==> flow/design.v <==
module MUX(input [31:0] DMAport, output reg [24:0] out0, out1, out2, out3, out4, out5);
	always @ (*) begin
		out0 = 25'b0;
		out1 = 25'b0;
		out2 = 25'b0;
		out3 = 25'b0;
		out4 = 25'b0;
		out5 = 25'b0;
		case(DMAport[2:0])
			3'b000: out0 = DMAport[31:7];
			3'b001: out1 = DMAport[31:7];
			3'b010: out2 = DMAport[31:7];
			3'b011: out3 = DMAport[31:7];
			3'b100: out4 = DMAport[31:7];
			3'b101: out5 = DMAport[31:7];
			default:;
		endcase
	end
endmodule
module Register(input clk, input rst, input enable, input [23:0] datain, output reg [23:0] dataout);
	always @ (posedge clk or posedge rst) begin
		if (rst)
			dataout <= 24'b0;
		else if(enable)
			dataout <= datain;
	end
endmodule
module Wallace_BaughWooley (
    input  signed [7:0] a,
    input  signed [7:0] b,
    output signed [15:0] prod
);
    assign prod = a * b;
endmodule
module ConvEngine (
    input         clk,
    input         rst,
    input  [31:0] DMAport,        
    input         acc_enable,     
    input         acc_clear,      
    output [31:0] result          
);
    wire [24:0] mux_out0, mux_out1, mux_out2, mux_out3, mux_out4, mux_out5;
    MUX demux (
        .DMAport(DMAport),
        .out0(mux_out0),
        .out1(mux_out1),
        .out2(mux_out2),
        .out3(mux_out3),
        .out4(mux_out4),
        .out5(mux_out5)
    );
    wire [23:0] reg_data [5:0];
    Register reg0 (
        .clk(clk),
        .rst(rst),
        .enable(mux_out0[0]),
        .datain(mux_out0[24:1]),
        .dataout(reg_data[0])
    );
    Register reg1 (
        .clk(clk),
        .rst(rst),
        .enable(mux_out1[0]),
        .datain(mux_out1[24:1]),
        .dataout(reg_data[1])
    );
    Register reg2 (
        .clk(clk),
        .rst(rst),
        .enable(mux_out2[0]),
        .datain(mux_out2[24:1]),
        .dataout(reg_data[2])
    );
    Register reg3 (
        .clk(clk),
        .rst(rst),
        .enable(mux_out3[0]),
        .datain(mux_out3[24:1]),
        .dataout(reg_data[3])
    );
    Register reg4 (
        .clk(clk),
        .rst(rst),
        .enable(mux_out4[0]),
        .datain(mux_out4[24:1]),
        .dataout(reg_data[4])
    );
    Register reg5 (
        .clk(clk),
        .rst(rst),
        .enable(mux_out5[0]),
        .datain(mux_out5[24:1]),
        .dataout(reg_data[5])
    );
    wire signed [7:0] pixel [8:0];
    wire signed [7:0] kernel [8:0];
    assign pixel[0] = reg_data[0][23:16];
    assign pixel[1] = reg_data[0][15:8];
    assign pixel[2] = reg_data[0][7:0];
    assign pixel[3] = reg_data[1][23:16];
    assign pixel[4] = reg_data[1][15:8];
    assign pixel[5] = reg_data[1][7:0];
    assign pixel[6] = reg_data[2][23:16];
    assign pixel[7] = reg_data[2][15:8];
    assign pixel[8] = reg_data[2][7:0];
    assign kernel[0] = reg_data[3][23:16];
    assign kernel[1] = reg_data[3][15:8];
    assign kernel[2] = reg_data[3][7:0];
    assign kernel[3] = reg_data[4][23:16];
    assign kernel[4] = reg_data[4][15:8];
    assign kernel[5] = reg_data[4][7:0];
    assign kernel[6] = reg_data[5][23:16];
    assign kernel[7] = reg_data[5][15:8];
    assign kernel[8] = reg_data[5][7:0];
    wire signed [15:0] prod [8:0];
    Wallace_BaughWooley mult0 (.a(pixel[0]), .b(kernel[0]), .prod(prod[0]));
    Wallace_BaughWooley mult1 (.a(pixel[1]), .b(kernel[1]), .prod(prod[1]));
    Wallace_BaughWooley mult2 (.a(pixel[2]), .b(kernel[2]), .prod(prod[2]));
    Wallace_BaughWooley mult3 (.a(pixel[3]), .b(kernel[3]), .prod(prod[3]));
    Wallace_BaughWooley mult4 (.a(pixel[4]), .b(kernel[4]), .prod(prod[4]));
    Wallace_BaughWooley mult5 (.a(pixel[5]), .b(kernel[5]), .prod(prod[5]));
    Wallace_BaughWooley mult6 (.a(pixel[6]), .b(kernel[6]), .prod(prod[6]));
    Wallace_BaughWooley mult7 (.a(pixel[7]), .b(kernel[7]), .prod(prod[7]));
    Wallace_BaughWooley mult8 (.a(pixel[8]), .b(kernel[8]), .prod(prod[8]));
    wire signed [31:0] prod_ext [8:0];
    assign prod_ext[0] = {{16{prod[0][15]}}, prod[0]};
    assign prod_ext[1] = {{16{prod[1][15]}}, prod[1]};
    assign prod_ext[2] = {{16{prod[2][15]}}, prod[2]};
    assign prod_ext[3] = {{16{prod[3][15]}}, prod[3]};
    assign prod_ext[4] = {{16{prod[4][15]}}, prod[4]};
    assign prod_ext[5] = {{16{prod[5][15]}}, prod[5]};
    assign prod_ext[6] = {{16{prod[6][15]}}, prod[6]};
    assign prod_ext[7] = {{16{prod[7][15]}}, prod[7]};
    assign prod_ext[8] = {{16{prod[8][15]}}, prod[8]};
    wire signed [31:0] sum_products;
    assign sum_products = prod_ext[0] + prod_ext[1] + prod_ext[2] +
                          prod_ext[3] + prod_ext[4] + prod_ext[5] +
                          prod_ext[6] + prod_ext[7] + prod_ext[8];
    reg signed [31:0] accumulator;
    always @(posedge clk or posedge rst) begin
        if (rst) begin
            accumulator <= 32'b0;
        end else if (acc_clear) begin
            accumulator <= 32'b0;
        end else if (acc_enable) begin
            accumulator <= accumulator + sum_products;
        end
    end
    assign result = accumulator;
endmodule
-- Step by step through the tools: ConvEngine
The steps from the RTL of ConvEngine to its reports follow in flow order.
Lines are those of the file above, counted from 1.
Cell names lack the library's common part.
Not given: --
- top: ConvEngine
- clock: clk
- cell library: sky130hd
- corner: tt_025C_1v80

-- Word level
Counts by Yosys on the flattened word-level netlist (proc, flatten, opt, wreduce). Print and check cells are left out. Cells with the same type and inputs are merged into one.
- flip-flop bits (word level): 176
- noted bits of input ports: 36
- output and inout bits: 32
- elaborated cells at 40
- noted add/sub/neg operators: 9
- noted $mul: 9
- equal/unequal tests: 5
- muxes and demuxes: 8
- reductions and logical operators at 2
- operators with widths (cell ; number):
    multiplier 8 x 8 -> 16 bit ; 9
    two-way mux 25 bit ; 6
    two-way mux 32 bit ; 2
    adder 32 x 24 -> 32 bit ; 1
    adder 23 x 16 -> 24 bit ; 1
    adder 22 x 16 -> 23 bit ; 1
    adder 21 x 16 -> 22 bit ; 1
    adder 20 x 16 -> 21 bit ; 1
    adder 19 x 16 -> 20 bit ; 1
    adder 18 x 16 -> 19 bit ; 1
    adder 17 x 16 -> 18 bit ; 1
    adder 16 x 16 -> 17 bit ; 1
    equality test 3 x 2 -> 1 bit with constant B ; 2
    equality test 3 bit with constant B ; 2
    equality test 3 x 1 -> 1 bit with constant B ; 1
    zero test 3 bit ; 1
    nonzero test 2 bit ; 1

-- Longest topological paths
Yosys ltp: most cells in a row. Word level: on the elaborated netlist, between registers, memories and ports. Mapped: between sequential cells and ports; inverters and the memories' decode and read muxes count.
- noted depth in word-level cells: 12
- noted ABC_AREA: 0
- depth in mapped cells at 31
- mapped depth without buffers at 30

-- Synthesis result
Source: synth_stat.txt of the flow (Yosys; design flattened, memories mapped). It holds for the ABC_AREA given above (unset counts as 0); a run with the other value may have another netlist.
- standard cells after synthesis: 3363
- mapped area at 35741.8 um2
- sequential area at 4404.2 um2
- flip-flop cells: 176
- noted buffers: 57
- cell types (type ; number ; area in all (um2)):
    fa_1 ; 908 ; 1.82E+04
    dfrtp_1 ; 176 ; 4.4E+03
    inv_1 ; 1044 ; 3.92E+03
    ha_1 ; 215 ; 2690.08
    and2_1 ; 307 ; 1.92E+03
    mux2_2 ; 144 ; 1.62E+03
    nand2_1 ; 214 ; 803.27
    xnor2_1 ; 28 ; 245.235
    nand2b_1 ; 35 ; 218.96
    nor2b_1 ; 34 ; 212.704
    clkbuf_1 ; 55 ; 206.448
    mux2i_1 ; 18 ; 180.173
    nor2_1 ; 43 ; 161.405
    a21oi_1 ; 23 ; 115.11
    o21ai_0 ; 14 ; 70.067
    a21o_1 ; 9 ; 67.565
    o21a_1 ; 9 ; 67.565
    xor2_1 ; 7 ; 61.309
Not listed: further types 39, cells in them 80.
The figures by module come from a second, unflattened synthesis with its own total; it is not the netlist above.
- cell total of the unflattened synthesis: 3817
- area total of the unflattened synthesis: 38440.6 um2
Rows give one instance, submodules left out.
- modules (module ; instances ; cells ; area (um2) ; sequential area (um2)):
    Wallace_BaughWooley ; 9 ; 284 ; 2512.4 ; 0.0
    ConvEngine ; 1 ; 751 ; 7728.7 ; 800.8
    Register ; 6 ; 52 ; 1001.0 ; 600.6
    MUX ; 1 ; 198 ; 2094.5 ; 0.0

-- Timing after synthesis
OpenSTA on the mapped netlist: ideal clock, no wires. The path of least setup slack (recovery checks aside). Input and output delay are each 20% of the period. Register names are those of the netlist, which keeps one name where synthesis merged equal registers.
- path type: reg-to-reg
- start point: reg reg3.dataout[16]
- end point: reg accumulator[31]
- clock period: 10.0 ns
- library setup time: 0.082 ns
- noted time at the first pin: 0.000 ns
- data arrival time: 8.613 ns
- required time: 9.918 ns
- noted setup slack: 1.305 ns
- noted path delay: 8.695 ns
- noted driving pins on the path: 26
- noted buffers on the path: 1
- noted synthesis period reached: 8.695 ns
"path delay" = arrival - input delay + setup time.
"driving pins on the path" counts driving pins, that of a launching flip-flop among them; a cell with two outputs on the path counts twice.
"synthesis period reached" = period - worst setup slack (recovery checks aside). The figure is calculated, with input and output delays left at 20% of the set period.
The rows between start and end are the longest chain of elaborated cells between them; the timing report does not say that the signal goes this way. Where chains are equally long, one stands for them.
Each line given opens the expression or statement behind the cell; cells for indexed reads and writes are added by Yosys, which also makes memories of some case tables.
At most two assigning lines are given for a register; there are more.
- path through: dfrtp_1 clkbuf_1 and2_1 fa_1 fa_1 fa_1 fa_1 fa_1 inv_1 fa_1 inv_1 fa_1 fa_1 fa_1 inv_1 fa_1 inv_1 ha_1 a21oi_2 o21bai_1 a2111o_1 nor3b_2 o31a_2 a21oi_2 or4b_1 a31oi_1
- length of the longest elaborated chain: 12
- elaborated cells on any way between the ends at 12
- noted source lines of those cells: 5
- those cells by class: 9 x add/sub; 1 x mul; 2 x mux
- RTL lines, path after synthesis (item ; line ; text):
    from (decl) ; 20 ; module Register(input clk, input rst, input enable, input [23:0] datain, output reg [23:0] dataout);
    from (assign) ; 23 ; dataout <= 24'b0;
    from (assign) ; 25 ; dataout <= datain;
    multiplier 8 x 8 -> 16 bit ; 33 ; assign prod = a * b;
    adder 16 x 16 -> 17 bit ; 137 ;
    adder 17 x 16 -> 18 bit ; 137 ;
    adder 18 x 16 -> 19 bit ; 137 ;
    adder 19 x 16 -> 20 bit ; 137 ;
    adder 20 x 16 -> 21 bit ; 137 ;
    adder 21 x 16 -> 22 bit ; 137 ;
    adder 22 x 16 -> 23 bit ; 137 ;
    adder 23 x 16 -> 24 bit ; 137 ;
    adder 32 x 24 -> 32 bit ; 147 ;
    two-way mux 32 bit ; 146 ; end else if (acc_enable) begin
    two-way mux 32 bit ; 144 ; end else if (acc_clear) begin
    to (assign) ; 143 ; accumulator <= 32'b0;
    to (assign) ; 147 ;
    to (decl) ; 140 ; reg signed [31:0] accumulator;

-- Timing after layout
Path of least setup slack in the final report of record 1 (OpenROAD, finished layout, wires in). Where an end is a register, its clock arrival counts in the times.
- path type: reg-to-reg
- start point: reg reg0.dataout[7]
- end point: reg accumulator[20]
- clock period: 10.0 ns
- library setup time: 0.09 ns
- noted time at the first pin: 0.52 ns
- data arrival time: 9.52 ns
- required time: 10.43 ns
- noted setup slack: 0.90 ns
- noted driving pins on the path: 24
- noted buffers on the path: 0
The rows between start and end are the longest chain of elaborated cells between them; the timing report does not say that the signal goes this way. Where chains are equally long, one stands for them.
At most two assigning lines are given for a register; there are more.
- path through: dfrtp_1 nand2_1 fa_1 inv_1 fa_1 fa_1 fa_1 fa_1 fa_1 fa_1 fa_1 fa_1 inv_1 fa_1 inv_1 ha_1 a21o_1 a21oi_1 o32a_1 o21a_1 o21bai_2 a2111oi_2 o21ai_0 a311oi_1
- length of the longest elaborated chain: 11
- elaborated cells on any way between the ends at 11
- noted source lines of those cells: 5
- those cells by class: 8 x add/sub; 1 x mul; 2 x mux
- RTL lines, path post-layout (item ; line ; text):
    from (decl) ; 20 ; module Register(input clk, input rst, input enable, input [23:0] datain, output reg [23:0] dataout);
    from (assign) ; 23 ; dataout <= 24'b0;
    from (assign) ; 25 ; dataout <= datain;
    multiplier 8 x 8 -> 16 bit ; 33 ; assign prod = a * b;
    adder 17 x 16 -> 18 bit ; 137 ;
    adder 18 x 16 -> 19 bit ; 137 ;
    adder 19 x 16 -> 20 bit ; 137 ;
    adder 20 x 16 -> 21 bit ; 137 ;
    adder 21 x 16 -> 22 bit ; 137 ;
    adder 22 x 16 -> 23 bit ; 137 ;
    adder 23 x 16 -> 24 bit ; 137 ;
    adder 32 x 24 -> 32 bit ; 147 ;
    two-way mux 32 bit ; 146 ; end else if (acc_enable) begin
    two-way mux 32 bit ; 144 ; end else if (acc_clear) begin
    to (assign) ; 143 ; accumulator <= 32'b0;
    to (assign) ; 147 ;
    to (decl) ; 140 ; reg signed [31:0] accumulator;

## Implementation results

Top module ConvEngine; platform sky130hd; tools Yosys and OpenROAD; 4 stored runs in no particular order. Input and output delays are each 20% of the period that was set; the output load is 0.01 pF.
"achieved period": clock period set for the run, less the worst setup slack. It is reckoned from that one timing run; input and output delays stay at 20% of the period that was set.
"worst path time": the worst setup path's part of the clock period (all of it between registers, 20% less for each end at a port) less its slack. A launch clock that arrives late makes it longer, a capture clock that arrives late makes it shorter.

Record 1
Settings were CAP_MARGIN = 15; CELL_PAD_IN_SITES_DETAIL_PLACEMENT = 1; CORE_ASPECT_RATIO = 0.66; CORE_MARGIN = 9; CORE_UTILIZATION = 42; CTS_CLUSTER_SIZE = 73; GPL_ROUTABILITY_DRIVEN = 0; GPL_TIMING_DRIVEN = 1; SETUP_SLACK_MARGIN = 0.65; TNS_END_PERCENT = 70; period_ns = 10.0; SLEW_MARGIN = 20
- post-route setup TNS at 0.000 ns
- worst slack on setup checks: 0.905 ns
- die outline area at 96153.5 um2
- noted the final design utilization: 0.463
- achieved period at 9.095 ns
- worst path time at 9.10 ns
- worst path kind: reg-to-reg
- noted the post-synthesis cell area: 35741.8 um2
- area of the standard cells in the finished layout at 38834.7 um2
- noted the worst hold slack in the final report: 0.566 ns

Record 2
Settings were ABC_AREA = 1; CELL_PAD_IN_SITES_DETAIL_PLACEMENT = 0; CELL_PAD_IN_SITES_GLOBAL_PLACEMENT = 1; CORE_ASPECT_RATIO = 1.03; CORE_MARGIN = 5; CORE_UTILIZATION = 21; CTS_CLUSTER_SIZE = 11; GPL_ROUTABILITY_DRIVEN = 0; GPL_TIMING_DRIVEN = 1; HOLD_SLACK_MARGIN = 0.03; MAX_ROUTING_LAYER = met4; MIN_ROUTING_LAYER = met1; PLACE_DENSITY = 0.78; SETUP_SLACK_MARGIN = 0.42; SLEW_MARGIN = 20; period_ns = 11.6; CAP_MARGIN = 20
- noted the post-synthesis cell area: 36641.4 um2
- area of the standard cells in the finished layout at 40151.0 um2
- post-route setup TNS at 0.000 ns
- die outline area at 182938.0 um2
- noted the worst hold slack in the final report: 0.542 ns
- noted the final design utilization: 0.232
- worst path time at 8.86 ns
- worst path kind: reg-to-reg
- achieved period at 8.859 ns
- worst slack on setup checks: 2.741 ns

Record 3
Settings were CAP_MARGIN = 15; CELL_PAD_IN_SITES_DETAIL_PLACEMENT = 1; CORE_ASPECT_RATIO = 0.74; CORE_MARGIN = 9; CORE_UTILIZATION = 42; CTS_CLUSTER_SIZE = 90; GPL_ROUTABILITY_DRIVEN = 0; GPL_TIMING_DRIVEN = 1; HOLD_SLACK_MARGIN = 0.2; SETUP_SLACK_MARGIN = 0.65; SLEW_MARGIN = 0; TNS_END_PERCENT = 70; period_ns = 10.0
- die outline area at 96044.3 um2
- worst slack on setup checks: 0.937 ns
- noted the worst hold slack in the final report: 0.560 ns
- noted the post-synthesis cell area: 35741.8 um2
- post-route setup TNS at 0.000 ns
- noted the final design utilization: 0.462
- area of the standard cells in the finished layout at 38674.6 um2
- achieved period at 9.063 ns
- worst path time at 9.06 ns
- worst path kind: reg-to-reg

Record 4
Settings were CAP_MARGIN = 0; CELL_PAD_IN_SITES_DETAIL_PLACEMENT = 1; CORE_UTILIZATION = 65; CTS_CLUSTER_SIZE = 94; GPL_TIMING_DRIVEN = 1; HOLD_SLACK_MARGIN = 0.02; MAX_ROUTING_LAYER = met5; MIN_ROUTING_LAYER = met1; PLACE_DENSITY_LB_ADDON = 0.16; period_ns = 5.5; CORE_MARGIN = 2; SLEW_MARGIN = 20
- unfinished; error DPL-0033 in placement
